==> flow/design.v <==
`timescale 1 ns / 1 ps
`default_nettype none
package bfp_pkg;
  function automatic logic [63:0] byte_reverse(input logic [63:0] din);
    for (int i = 0; i < 8; i++) begin
      byte_reverse[63-8*i-:8] = din[8*i+7-:8];
    end
  endfunction
endpackage
`timescale 1 ns / 1 ps
`default_nettype none
module fifo_srl #(
    parameter int ADDR_WIDTH = 4,
    parameter int DATA_WIDTH = 8
) (
    input logic clk,
    input logic rst,
    input logic  [DATA_WIDTH-1:0] din,
    input logic wr_en,
    output logic full,
    output logic [DATA_WIDTH-1:0] dout,
    output logic empty,
    input logic                   rd_en
);
  localparam int Depth = 2 ** ADDR_WIDTH;
  logic [DATA_WIDTH-1:0] srl   [Depth];
  logic [ADDR_WIDTH-1:0] addr;
  logic                  valid;
  assign full = &addr;
  always_ff @(posedge clk) begin
    if (wr_en && !full) begin
      srl[0] <= din;
      for (int i = 1; i < 16; i++) begin
        srl[i] <= srl[i-1];
      end
    end
  end
  assign dout = srl[addr];
  always_ff @(posedge clk) begin
    if (rst) begin
      addr <= '0;
    end else if (wr_en && ~rd_en && ~&addr && valid) begin
      addr <= addr + 1;
    end else if (rd_en && (&addr || (~wr_en && |addr))) begin
      addr <= addr - 1;
    end
  end
  always_ff @(posedge clk) begin
    if (rst) begin
      valid <= 1'b0;
    end else if (addr == '0 && wr_en) begin
      valid <= 1'b1;
    end else if (addr == '0 && ~wr_en && rd_en) begin
      valid <= 1'b0;
    end
  end
  assign empty = ~valid;
endmodule
`default_nettype wire
`timescale 1 ns / 1 ps
`default_nettype none
module bfp_comp_exp (
    input logic clk,
    input logic rst,
    input logic  [63:0] din_data,
    input logic din_valid,
    input logic din_sync,
    input logic din_last,
    output logic [63:0] dout_data,
    output logic [ 2:0] dout_state,
    output logic dout_valid,
    output logic dout_sync,
    output logic dout_last,
    input logic  [ 3:0] ud_iq_width
);
  function automatic logic [15:0] get_max2(input logic [15:0] din0, input logic [15:0] din1);
    logic [15:0] d0;
    logic [15:0] d1;
    d0 = din0[15] ? ~din0 : din0;
    d1 = din1[15] ? ~din1 : din1;
    get_max2 = d0 > d1 ? d0 : d1;
  endfunction
  function automatic logic [15:0] get_max4(input logic [15:0] din0, input logic [15:0] din1,
                                           input logic [15:0] din2, input logic [15:0] din3);
    logic [15:0] d0;
    logic [15:0] d1;
    d0 = get_max2(din0, din1);
    d1 = get_max2(din2, din3);
    get_max4 = d0 > d1 ? d0 : d1;
  endfunction
  function automatic logic [3:0] get_msb(input logic [15:0] din);
    get_msb = 0;
    for (int i = 1; i < 16; i++) begin
      if (din[i] ^ din[i-1]) get_msb = i;
    end
  endfunction
  function automatic logic [3:0] get_shift(input logic [3:0] msb, input logic [3:0] width);
    get_shift = width == 0 ? 0 : 15 - msb;
    get_shift = get_shift < 16 - width ? get_shift : 16 - width;
  endfunction
  function automatic logic [3:0] get_exp(input logic [3:0] msb, input logic [3:0] width);
    logic [4:0] temp;
    if (width == '0) begin
      temp = '0;
    end else begin
      temp = {1'b0, msb} - width + 1;
    end
    get_exp = temp[4] ? 0 : temp[3:0];
  endfunction
  function automatic logic [15:0] get_mask(input logic [3:0] w);
    logic [15:0] mask;
    case (w)
      0: mask = 16'h0000;
      1: mask = 16'h7FFF;
      2: mask = 16'h3FFF;
      3: mask = 16'h1FFF;
      4: mask = 16'h0FFF;
      5: mask = 16'h07FF;
      6: mask = 16'h03FF;
      7: mask = 16'h01FF;
      8: mask = 16'h00FF;
      9: mask = 16'h007F;
      10: mask = 16'h003F;
      11: mask = 16'h001F;
      12: mask = 16'h000F;
      13: mask = 16'h0007;
      14: mask = 16'h0003;
      default: mask = 16'h0001;
    endcase
    get_mask = mask;
  endfunction
  logic [15:0] data0  [4];
  logic [ 2:0] state0;
  generate
    for (genvar i = 0; i < 4; i++) begin : g_data0
      assign data0[i] = din_data[63-i*16-:16];
    end
  endgenerate
  always_ff @(posedge clk) begin
    if (rst || (din_valid && din_last)) begin
      state0 <= '0;
    end else if (din_valid) begin
      state0 <= state0 == 5 ? 0 : state0 + 1;
    end
  end
  logic [15:0] max1;
  logic [ 2:0] state1;
  logic        valid1;
  logic        last1;
  always_ff @(posedge clk) begin
    max1 <= get_max4(data0[0], data0[1], data0[2], data0[3]);
  end
  always_ff @(posedge clk) begin
    state1 <= state0;
    valid1 <= din_valid;
    last1  <= din_last;
  end
  logic [15:0] max2;
  logic [ 2:0] state2;
  logic [ 3:0] shift2;
  logic [ 3:0] exp2;
  logic        valid2;
  logic        last2;
  always_ff @(posedge clk) begin
    if (valid1) begin
      if (state1 == 0) begin
        max2 <= max1;
      end else begin
        max2 <= get_max2(max1, max2);
      end
    end
  end
  assign shift2 = get_shift(get_msb(max2), ud_iq_width);
  assign exp2   = get_exp(get_msb(max2), ud_iq_width);
  always_ff @(posedge clk) begin
    state2 <= state1;
    valid2 <= valid1;
    last2  <= last1;
  end
  logic [64:0] fifo3;
  logic [15:0] mask3;
  logic [15:0] data3  [4];
  logic [ 3:0] shift3;
  logic [ 3:0] exp3;
  logic [ 2:0] state3;
  logic        empty3;
  logic        valid3;
  logic        sync3;
  logic        last3;
  always_ff @(posedge clk) begin
    mask3 <= get_mask(ud_iq_width) >> 1;
  end
  generate
    for (genvar i = 0; i < 4; i++) begin : g_data3
      assign data3[i] = fifo3[63-i*16-:16];
    end
  endgenerate
  always_ff @(posedge clk) begin
    if (rst || (valid3 && last3)) begin
      state3 <= '0;
    end else if (~empty3 || valid3) begin
      state3 <= state3 == 5 ? 0 : state3 + 1;
    end
  end
  assign valid3 = ~empty3 || state3 > 0;
  always_ff @(posedge clk) begin
    if (rst) begin
      sync3 <= 1'b0;
    end else if (valid3 && last3) begin
      sync3 <= 1'b0;
    end else if (valid3) begin
      sync3 <= 1'b1;
    end
  end
  assign last3 = fifo3[64];
  logic [15:0] mask4;
  logic [15:0] data4  [4];
  logic [ 3:0] exp4;
  logic [ 2:0] state4;
  logic        valid4;
  logic        sync4;
  logic        last4;
  always_ff @(posedge clk) begin
    mask4 <= ~get_mask(ud_iq_width);
  end
  generate
    for (genvar i = 0; i < 4; i++) begin : g_data4
      always_ff @(posedge clk) begin
        data4[i] <= (data3[i] << shift3) | mask3;
      end
    end
  endgenerate
  always_ff @(posedge clk) begin
    exp4   <= exp3;
    state4 <= state3;
    valid4 <= valid3;
    sync4  <= sync3;
    last4  <= last3;
  end
  logic [63:0] data5_or;
  logic [63:0] data5_shift[4];
  logic [15:0] data5      [4];
  logic [ 6:0] shift5     [4];
  logic [ 3:0] exp5;
  logic [ 2:0] state5;
  logic        valid5;
  logic        sync5;
  logic        last5;
  generate
    for (genvar i = 0; i < 4; i++) begin : g_data5
      always_ff @(posedge clk) begin
        if (data4[i] == 16'h7FFF) begin
          data5[i] <= data4[i] & mask4;
        end else begin
          data5[i] <= (data4[i] + 1) & mask4;
        end
      end
      always_comb begin
        data5_shift[i] = {data5[i], 48'b0} >> shift5[i];
      end
    end
  endgenerate
  always_comb begin
    if (state5 == 0) begin
      data5_or = {4'b0, exp5, 56'b0};
    end else begin
      data5_or = 64'b0;
    end
    for (int i = 0; i < 4; i++) begin
      data5_or = data5_or | data5_shift[i];
    end
  end
  generate
    for (genvar i = 0; i < 4; i++) begin : g_shift5
      always_ff @(posedge clk) begin
        if (state4 == 0) begin
          shift5[i] <= i * ud_iq_width + 8;
        end else begin
          shift5[i] <= i * ud_iq_width;
        end
      end
    end
  endgenerate
  always_ff @(posedge clk) begin
    exp5   <= exp4;
    state5 <= state4;
    valid5 <= valid4;
    sync5  <= sync4;
    last5  <= last4;
  end
  always_ff @(posedge clk) begin
    dout_data  <= data5_or;
    dout_state <= state5;
    dout_sync  <= sync5;
    dout_valid <= valid5;
    dout_last  <= last5;
  end
  logic [7:0] exp_fifo_din;
  logic       exp_fifo_wr;
  logic [7:0] exp_fifo_dout;
  logic       exp_fifo_rd;
  assign exp_fifo_din = {shift2, exp2};
  assign exp_fifo_wr  = valid2 && (state2 == 5 || last2);
  assign exp_fifo_rd  = (state3 == 0);
  assign {shift3, exp3} = exp_fifo_dout;
  fifo_srl #(
      .DATA_WIDTH(8)
  ) i_exp_fifo (
      .clk  (clk),
      .rst  (rst),
      .din  (exp_fifo_din),
      .wr_en(exp_fifo_wr),
      .full (   ),
      .dout (exp_fifo_dout),
      .empty(empty3),
      .rd_en(exp_fifo_rd)
  );
  fifo_srl #(
      .DATA_WIDTH(65)
  ) i_data_fifo (
      .clk  (clk),
      .rst  (rst),
      .din  ({din_last, din_data}),
      .wr_en(din_valid),
      .full (   ),
      .dout (fifo3),
      .empty(   ),
      .rd_en(valid3)
  );
endmodule
`default_nettype wire
`timescale 1 ns / 1 ps
`default_nettype none
module bfp_comp_gearbox (
    input logic clk,
    input logic rst,
    input logic  [63:0] din_data,
    input logic  [ 2:0] din_state,
    input logic din_valid,
    input logic din_sync,
    input logic din_last,
    output logic [63:0] m_axis_tdata,
    output logic [ 7:0] m_axis_tkeep,
    output logic m_axis_tvalid,
    output logic m_axis_tlast,
    input logic [3:0] ud_iq_width
);
  logic [63:0] data_shift;
  logic [63:0] data_shift_f;
  logic [63:0] tdata;
  logic [63:0] tdata_f;
  logic [ 4:0] cnt;
  logic [ 4:0] cnt_next;
  logic [ 5:0] shift;
  logic        last_extend;
  assign {data_shift, data_shift_f} = {din_data, 64'b0} >> shift;
  always_ff @(posedge clk) begin
    if (rst) begin
      cnt <= '0;
    end else if (din_valid && din_last && cnt_next > 16) begin
      cnt <= cnt_next;
    end else if (din_valid && din_last) begin
      cnt <= '0;
    end else if (din_valid) begin
      cnt <= cnt_next;
    end else if (last_extend) begin
      cnt <= '0;
    end
  end
  always_comb begin
    if (din_state == 0) begin
      cnt_next = (cnt & 5'h0F) + 2 + ud_iq_width;
    end else begin
      cnt_next = (cnt & 5'h0F) + ud_iq_width;
    end
  end
  assign shift = {cnt[3:0], 2'b0};
  always_ff @(posedge clk) begin
    last_extend <= din_valid && din_last && (cnt_next > 16);
  end
  always_ff @(posedge clk) begin
    if (last_extend) begin
        tdata <= tdata_f | data_shift;
    end else if (din_valid) begin
      if (~din_sync) begin
        tdata <= data_shift;
      end else if (cnt[4]) begin
        tdata <= tdata_f | data_shift;
      end else begin
        tdata <= tdata | data_shift;
      end
    end
  end
  always_ff @(posedge clk) begin
    if (din_valid) begin
      tdata_f <= data_shift_f;
    end
  end
  assign m_axis_tdata  = bfp_pkg::byte_reverse(tdata);
  always_ff @(posedge clk) begin
    if (din_valid && din_last) begin
      m_axis_tvalid <= 1'b1;
    end else if (last_extend) begin
      m_axis_tvalid <= 1'b1;
    end else if (din_valid && cnt_next >= 16) begin
      m_axis_tvalid <= 1'b1;
    end else begin
      m_axis_tvalid <= 1'b0;
    end
  end
  always_ff @(posedge clk) begin
    if (din_valid && din_last && cnt_next <= 16) begin
      m_axis_tlast <= 1'b1;
    end else if (last_extend) begin
      m_axis_tlast <= 1'b1;
    end else if (din_valid) begin
      m_axis_tlast <= 1'b0;
    end
  end
  always_ff @(posedge clk) begin
    if (din_valid && din_last && cnt_next < 16) begin
      m_axis_tkeep <= 8'hFF >> (8 - shift / 8);
    end else if (last_extend) begin
      m_axis_tkeep <= 8'hFF >> (8 - shift / 8);
    end else if (din_valid) begin
      m_axis_tkeep <= 8'hFF;
    end
  end
endmodule
`default_nettype wire
`timescale 1 ns / 1 ps
`default_nettype none
module bfp_comp (
    input logic clk,
    input logic rst,
    input logic  [63:0] s_axis_tdata,
    input logic  [ 7:0] s_axis_tkeep,
    input logic s_axis_tvalid,
    input logic s_axis_tlast,
    input logic  [31:0] s_axis_tuser,
    output logic [63:0] m_axis_tdata,
    output logic [ 7:0] m_axis_tkeep,
    output logic m_axis_tvalid,
    output logic m_axis_tlast,
    output logic [31:0] m_axis_tuser,
    input logic  [ 3:0] ctrl_ud_comp_meth,
    input logic  [ 3:0] ctrl_ud_iq_width
);
  logic [63:0] s_axis_tdata_reversed;
  logic [63:0] data0;
  logic        valid0;
  logic        last0;
  logic [31:0] user0;
  logic        sync0;
  logic [ 3:0] ud_iq_width;
  logic [63:0] d0_data;
  logic [ 2:0] d0_state;
  logic        d0_valid;
  logic        d0_sync;
  logic        d0_last;
  logic [31:0] fifo_din;
  logic        fifo_wr;
  logic [31:0] fifo_dout;
  logic        fifo_rd;
  assign s_axis_tdata_reversed = bfp_pkg::byte_reverse(s_axis_tdata);
  always_ff @(posedge clk) begin
    data0  <= s_axis_tdata_reversed;
    valid0 <= s_axis_tvalid;
    last0  <= s_axis_tlast;
    user0  <= s_axis_tuser;
  end
  always_ff @(posedge clk) begin
    if (rst || (valid0 && last0)) begin
      sync0 <= 1'b0;
    end else if (valid0) begin
      sync0 <= 1'b1;
    end
  end
  assign fifo_din = user0;
  assign fifo_wr  = valid0 && ~sync0;
  assign fifo_rd  = d0_valid & ~d0_sync;
  always_ff @(posedge clk) begin
    if (fifo_rd) begin
      m_axis_tuser <= fifo_dout;
    end
  end
  always_ff @(posedge clk) begin
    if (ctrl_ud_comp_meth == 1) begin
      ud_iq_width <= ctrl_ud_iq_width;
    end else begin
      ud_iq_width <= '0;
    end
  end
  bfp_comp_exp i_exp (
      .clk        (clk),
      .rst        (rst),
      .din_data   (data0),
      .din_valid  (valid0),
      .din_sync   (sync0),
      .din_last   (last0),
      .dout_data  (d0_data),
      .dout_state (d0_state),
      .dout_valid (d0_valid),
      .dout_sync  (d0_sync),
      .dout_last  (d0_last),
      .ud_iq_width(ud_iq_width)
  );
  bfp_comp_gearbox i_gearbox (
      .clk          (clk),
      .rst          (rst),
      .din_data     (d0_data),
      .din_state    (d0_state),
      .din_valid    (d0_valid),
      .din_sync     (d0_sync),
      .din_last     (d0_last),
      .m_axis_tdata (m_axis_tdata),
      .m_axis_tkeep (m_axis_tkeep),
      .m_axis_tvalid(m_axis_tvalid),
      .m_axis_tlast (m_axis_tlast),
      .ud_iq_width  (ud_iq_width)
  );
  fifo_srl #(
      .DATA_WIDTH(32)
  ) i_user_fifo (
      .clk  (clk),
      .rst  (rst),
      .din  (fifo_din),
      .wr_en(fifo_wr),
      .full (   ),
      .dout (fifo_dout),
      .empty(   ),
      .rd_en(fifo_rd)
  );
endmodule
`default_nettype wire
## Reports on bfp_comp

Tool output for the design above, in the order of the flow.
Line numbers count from 1 in the design file above.
Cell names lack the library's common part.
Not given: -

| inputs | value |
|---|---|
| top | bfp_comp |
| clock | clk |
| library | sky130hd |
| corner | tt_025C_1v80 |

## Elaborated design

Source: Yosys, flattened and elaborated. Widths are those after wreduce. Print and check cells do not count. Equal cells are merged and count once.
Memory sizes are those after Yosys's memory passes, which may raise the word count (mostly to a power of two), join words into wider ones and drop unused or constant bits.

| operators by class | value |
|---|---|
| mux-type cells | 69 |
| equality and inequality tests | 53 |
| multiply operators | 1 |
| reduce/logical cells | 75 |
| add/sub/neg operators | 23 |
| magnitude comparators | 10 |
| shift operators | 10 |
| bitwise operators | 49 |

Operators with widths:

| kind | count |
|---|---|
| 65-bit parallel mux with 16-bit select | 1 |
| 32-bit parallel mux with 16-bit select | 1 |
| 64-bit OR | 5 |
| 64-bit 2-to-1 mux | 4 |
| 16-bit 2-to-1 mux | 15 |
| 128-bit by 6-bit >> shifter with 128-bit output | 1 |
| 16-bit bitwise AND | 8 |
| 64-bit by 7-bit >> shifter with 64-bit output | 2 |
| 8-bit parallel mux with 16-bit select | 1 |
| 16-bit inverter | 7 |
| 4-bit == test with constant B | 24 |
| 4-bit 2-to-1 mux | 19 |
| 16-bit by 1-bit adder with 16-bit output with constant B | 4 |
| 16-bit by 15-bit == test with 1-bit output with constant B | 4 |
| 16-bit by 15-bit OR with 16-bit output | 4 |
| 16-bit > comparator | 4 |
| 16-bit by 4-bit left shift with 16-bit output | 4 |
| 60-bit by 64-bit OR with 64-bit output | 1 |
| 64-bit by 5-bit >> shifter with 64-bit output | 1 |
| 64-bit by 6-bit >> shifter with 64-bit output | 1 |
| 60-bit 2-to-1 mux | 1 |
| 4-bit by 3-bit == test with 1-bit output with constant B | 12 |
| 1-bit logical AND | 36 |
| 5-bit 2-to-1 mux | 7 |
| 4-bit by 32-bit < comparator with 1-bit output | 1 |
| 8-bit by 32-bit >> shifter with 8-bit output with constant A | 1 |
| 4-bit by 2-bit == test with 1-bit output with constant B | 6 |
| 8-bit 2-to-1 mux | 3 |

Other operator kinds: 39; their cells: 112.

| bit counts | value |
|---|---|
| word width x clocked read ports | 30 |
| bits in read-only memories | 480 |
| memories | 2 |
| cells after elaboration | 403 |
| input bits | 116 |
| bits in registers | 2297 |
| output and inout bits | 106 |

Memories:

| memory | depth | width | read ports | wr ports | line | RTL |
|---|---|---|---|---|---|---|
| (no name shown) | 16 | 15 | 1 | 0 | 112 | `case (w)` |
| (no name shown) | 16 | 15 | 1 | 0 | 112 |  |

## Longest topological paths

Depth = most cells in a row (Yosys ltp): at word level without a register or memory, in the mapped netlist without a sequential cell, where the memories' decode and read muxes count.

| depth | value |
|---|---|
| word-level depth | 20 |
| ABC_AREA | 1 |
| depth in mapped cells | 28 |
| depth with buffers taken out | 25 |

## Synthesis result

Source: synth_stat.txt of the flow (Yosys; design flattened, memories mapped). It holds for the ABC_AREA given above (unset counts as 0); a run with the other value may have another netlist.

Cells by type:

| cell type | count | total area (um2) |
|---|---|---|
| edfxtp_1 | 1859 | 5.58E+04 |
| nand2_1 | 2343 | 8.79E+03 |
| dfxtp_1 | 435 | 8.71E+03 |
| nand3_1 | 589 | 2.95E+03 |
| o21ai_0 | 473 | 2367.27 |
| nor2_1 | 439 | 1647.83 |
| inv_1 | 419 | 1.57E+03 |
| ha_1 | 113 | 1.41E+03 |
| nand4_1 | 205 | 1282.48 |
| clkbuf_1 | 271 | 1.02E+03 |
| a22o_1 | 106 | 928.39 |
| a221oi_1 | 104 | 910.874 |
| a21oi_1 | 156 | 780.749 |
| xnor2_1 | 59 | 516.746 |
| a22oi_1 | 58 | 435.418 |
| nor3_1 | 85 | 425.408 |
| a211oi_1 | 44 | 330.317 |
| xor2_1 | 33 | 289.027 |

Other cell types: 53; their cells: 441.

| synthesis totals | value |
|---|---|
| area of sequential cells | 64531.9 um2 |
| cell count | 8232 |
| mapped area | 93194.4 um2 |
| buffer cells | 379 |
| mapped flip-flops | 2294 |

## Path before layout

Path of least setup slack by OpenSTA after synthesis, without wires, with an ideal clock, recovery checks aside; 20% of the period is set as input and as output delay. Where synthesis merged equal registers, the netlist keeps one of their names.

| path post-synthesis | value |
|---|---|
| path type | reg2reg |
| start | register i_exp.i_data_fifo.addr[1] |
| end | register i_exp.i_data_fifo.addr[3] |
| setup time | 0.074 ns |
| path buffers | 0 |
| stages | 9 |
| required time | 8.064 ns |
| arrival time | 23.281 ns |
| delay of the path | 23.355 ns |
| period | 8.138 ns |
| launch time at the first pin | 0.000 ns |
| path slack | -15.217 ns |
| synthesis period reached | 23.355 ns |

"delay of the path" is the arrival time less input delay plus setup time.
"stages" counts driving pins, that of a launching flip-flop among them; a cell with two outputs on the path counts twice.
"synthesis period reached" is the clock period less the worst setup slack; recovery checks do not enter. This is arithmetic on one report: input and output delays are still those of the set period (20% each).
The rows between start and end are the longest chain of elaborated cells between them; the timing report does not say that the signal goes this way. Where chains are equally long, one stands for them.
Each line given opens the expression or statement behind the cell; cells for indexed reads and writes are added by Yosys, which also makes memories of some case tables.
A register here has more assigning lines than the two given.

| between the ends, post-synthesis | value |
|---|---|
| cell sequence | dfxtp_1 -> ha_1 -> nand3_1 -> nand2_1 -> inv_1 -> nor3_1 -> a31oi_1 -> o21ai_0 -> a21oi_1 |
| cells in the longest elaborated chain | 6 |
| elaborated cells on any way between the ends | 13 |
| classes of those cells | 2 x add/sub; 2 x mux; 9 x reduce/logical |

RTL lines, path post-synthesis:

| item | line | RTL |
|---|---|---|
| start: declaration | 27 | `logic [ADDR_WIDTH-1:0] addr;` |
| start: assignment | 43 | `addr <= addr + 1;` |
| start: assignment | 45 | `addr <= addr - 1;` |
| 4-bit OR reduction | 44 | `end else if (rd_en && (&addr \|\| (~wr_en && \|addr))) begin` |
| 1-bit logical AND | 44 |  |
| 1-bit logical OR | 44 |  |
| 1-bit logical AND | 44 |  |
| 4-bit 2-to-1 mux | 44 |  |
| 4-bit 2-to-1 mux | 42 | `end else if (wr_en && ~rd_en && ~&addr && valid) begin` |
| end: assignment | 43 |  |
| end: assignment | 45 |  |
| end: declaration | 27 |  |

## Path in the finished layout

From the final timing report of record 1: the path of least setup slack in the routed layout; clock arrival at registers is part of the times.

| path post-layout | value |
|---|---|
| path type | reg2reg |
| start | register data0[31] |
| end | register i_exp.max1[5] |
| period | 8.21 ns |
| required time | 8.89 ns |
| path slack | 1.33 ns |
| setup time | 0.08 ns |
| arrival time | 7.55 ns |
| launch time at the first pin | 0.76 ns |
| stages | 25 |
| path buffers | 4 |

The rows between start and end are the longest chain of elaborated cells between them; the timing report does not say that the signal goes this way. Where chains are equally long, one stands for them.

| between the ends, post-layout | value |
|---|---|
| cell sequence | dfxtp_1 -> clkbuf_1 -> clkbuf_1 -> xnor2_1 -> inv_1 -> ha_1 -> nand2_1 -> nor3_1 -> nand4_1 -> nand2_1 -> clkbuf_1 -> nand2_1 -> nand2_1 -> ha_1 -> inv_1 -> o21bai_1 -> a221oi_1 -> nor2_1 -> o21bai_1 -> nand3_1 -> o21ai_1 -> inv_1 -> clkbuf_1 -> nand3_1 -> nand2_1 |
| cells in the longest elaborated chain | 6 |
| elaborated cells on any way between the ends | 6 |
| source lines of those cells | 3 |
| classes of those cells | 2 x compare; 3 x mux; 1 x logic |

RTL lines, path post-layout:

| item | line | RTL |
|---|---|---|
| start: declaration | 450 | `logic [63:0] data0;` |
| start: assignment | 467 | `data0  <= s_axis_tdata_reversed;` |
| 16-bit inverter | 79 | `d0 = din0[15] ? ~din0 : din0;` |
| 16-bit 2-to-1 mux | 79 |  |
| 16-bit > comparator | 81 | `get_max2 = d0 > d1 ? d0 : d1;` |
| 16-bit 2-to-1 mux | 81 |  |
| 16-bit > comparator | 89 | `get_max4 = d0 > d1 ? d0 : d1;` |
| 16-bit 2-to-1 mux | 89 |  |
| end: assignment | 151 | `max1 <= get_max4(data0[0], data0[1], data0[2], data0[3]);` |
| end: declaration | 146 | `logic [15:0] max1;` |

bfp_comp through Yosys and OpenROAD on sky130hd: 3 stored runs, unordered, with their settings and measured results. The constraints put input and output delay at 20% of the set period each and load the outputs with 0.01 pF.
"clock period achieved": clock period set for the run, less the worst setup slack. It is reckoned from that one timing run; input and output delays stay at 20% of the period that was set.
"allowed time less slack (worst setup path)": the worst setup path's part of the clock period (all of it between registers, 20% less for each end at a port) less its slack. A launch clock that arrives late makes it longer, a capture clock that arrives late makes it shorter.
"total design power" rests on the timing tool's default activity at the inputs, not on a simulated workload.
A setting shown as -- is not set for that run.

| stored run | ABC_AREA | CELL_PAD_IN_SITES_DETAIL_PLACEMENT | CORE_ASPECT_RATIO | CORE_MARGIN | CORE_UTILIZATION | CTS_CLUSTER_DIAMETER | CTS_CLUSTER_SIZE | GPL_ROUTABILITY_DRIVEN | GPL_TIMING_DRIVEN | HOLD_SLACK_MARGIN | MAX_ROUTING_LAYER | MIN_ROUTING_LAYER | PLACE_DENSITY_LB_ADDON | SETUP_SLACK_MARGIN | SLEW_MARGIN | period_ns | CAP_MARGIN | CELL_PAD_IN_SITES_GLOBAL_PLACEMENT | standard-cell area after routing (um2) | total design power (mW) | die outline area (um2) | final utilization (%) | clock period achieved (ns) | chip area in the Yosys report (um2) | total negative setup slack (ns) | allowed time less slack (worst setup path) (ns) | worst path kind | setup slack of the critical path (ns) | worst hold slack in the final report (ns) |
|---|---|---|---|---|---|---|---|---|---|---|---|---|---|---|---|---|---|---|---|---|---|---|---|---|---|---|---|---|---|
| record 1 | 1 | 0 | 1.88 | 5 | 49 | 230 | 81 | 0 | 0 | -0.03 | met5 | met1 | 0.22 | 0.95 | 10 | 8.21 | 20 | -- | 101454.0 | 33.202 | 199452.0 | 53.6 | 6.876 | 93194.4 | 0.000 | 6.88 | reg2reg | 1.334 | 0.348 |
| record 2 | 1 | 0 | 1.88 | 5 | 32 | 230 | 81 | 0 | 0 | -0.03 | met5 | met1 | 0.22 | 0.95 | 10 | 8.21 | 20 | -- | 102990.0 | 33.379 | 302667.0 | 35.5 | 6.064 | 93194.4 | 0.000 | 6.06 | reg2reg | 2.146 | 0.336 |
| record 3 | -- | -- | 0.65 | 2 | 40 | -- | -- | -- | 0 | -- | met4 | -- | -- | -0.55 | 20 | 8.138 | 10 | 3 | 108980.0 | 35.589 | 238164.0 | 46.7 | 6.952 | 93674.8 | 0.000 | 6.95 | reg2reg | 1.186 | 0.319 |
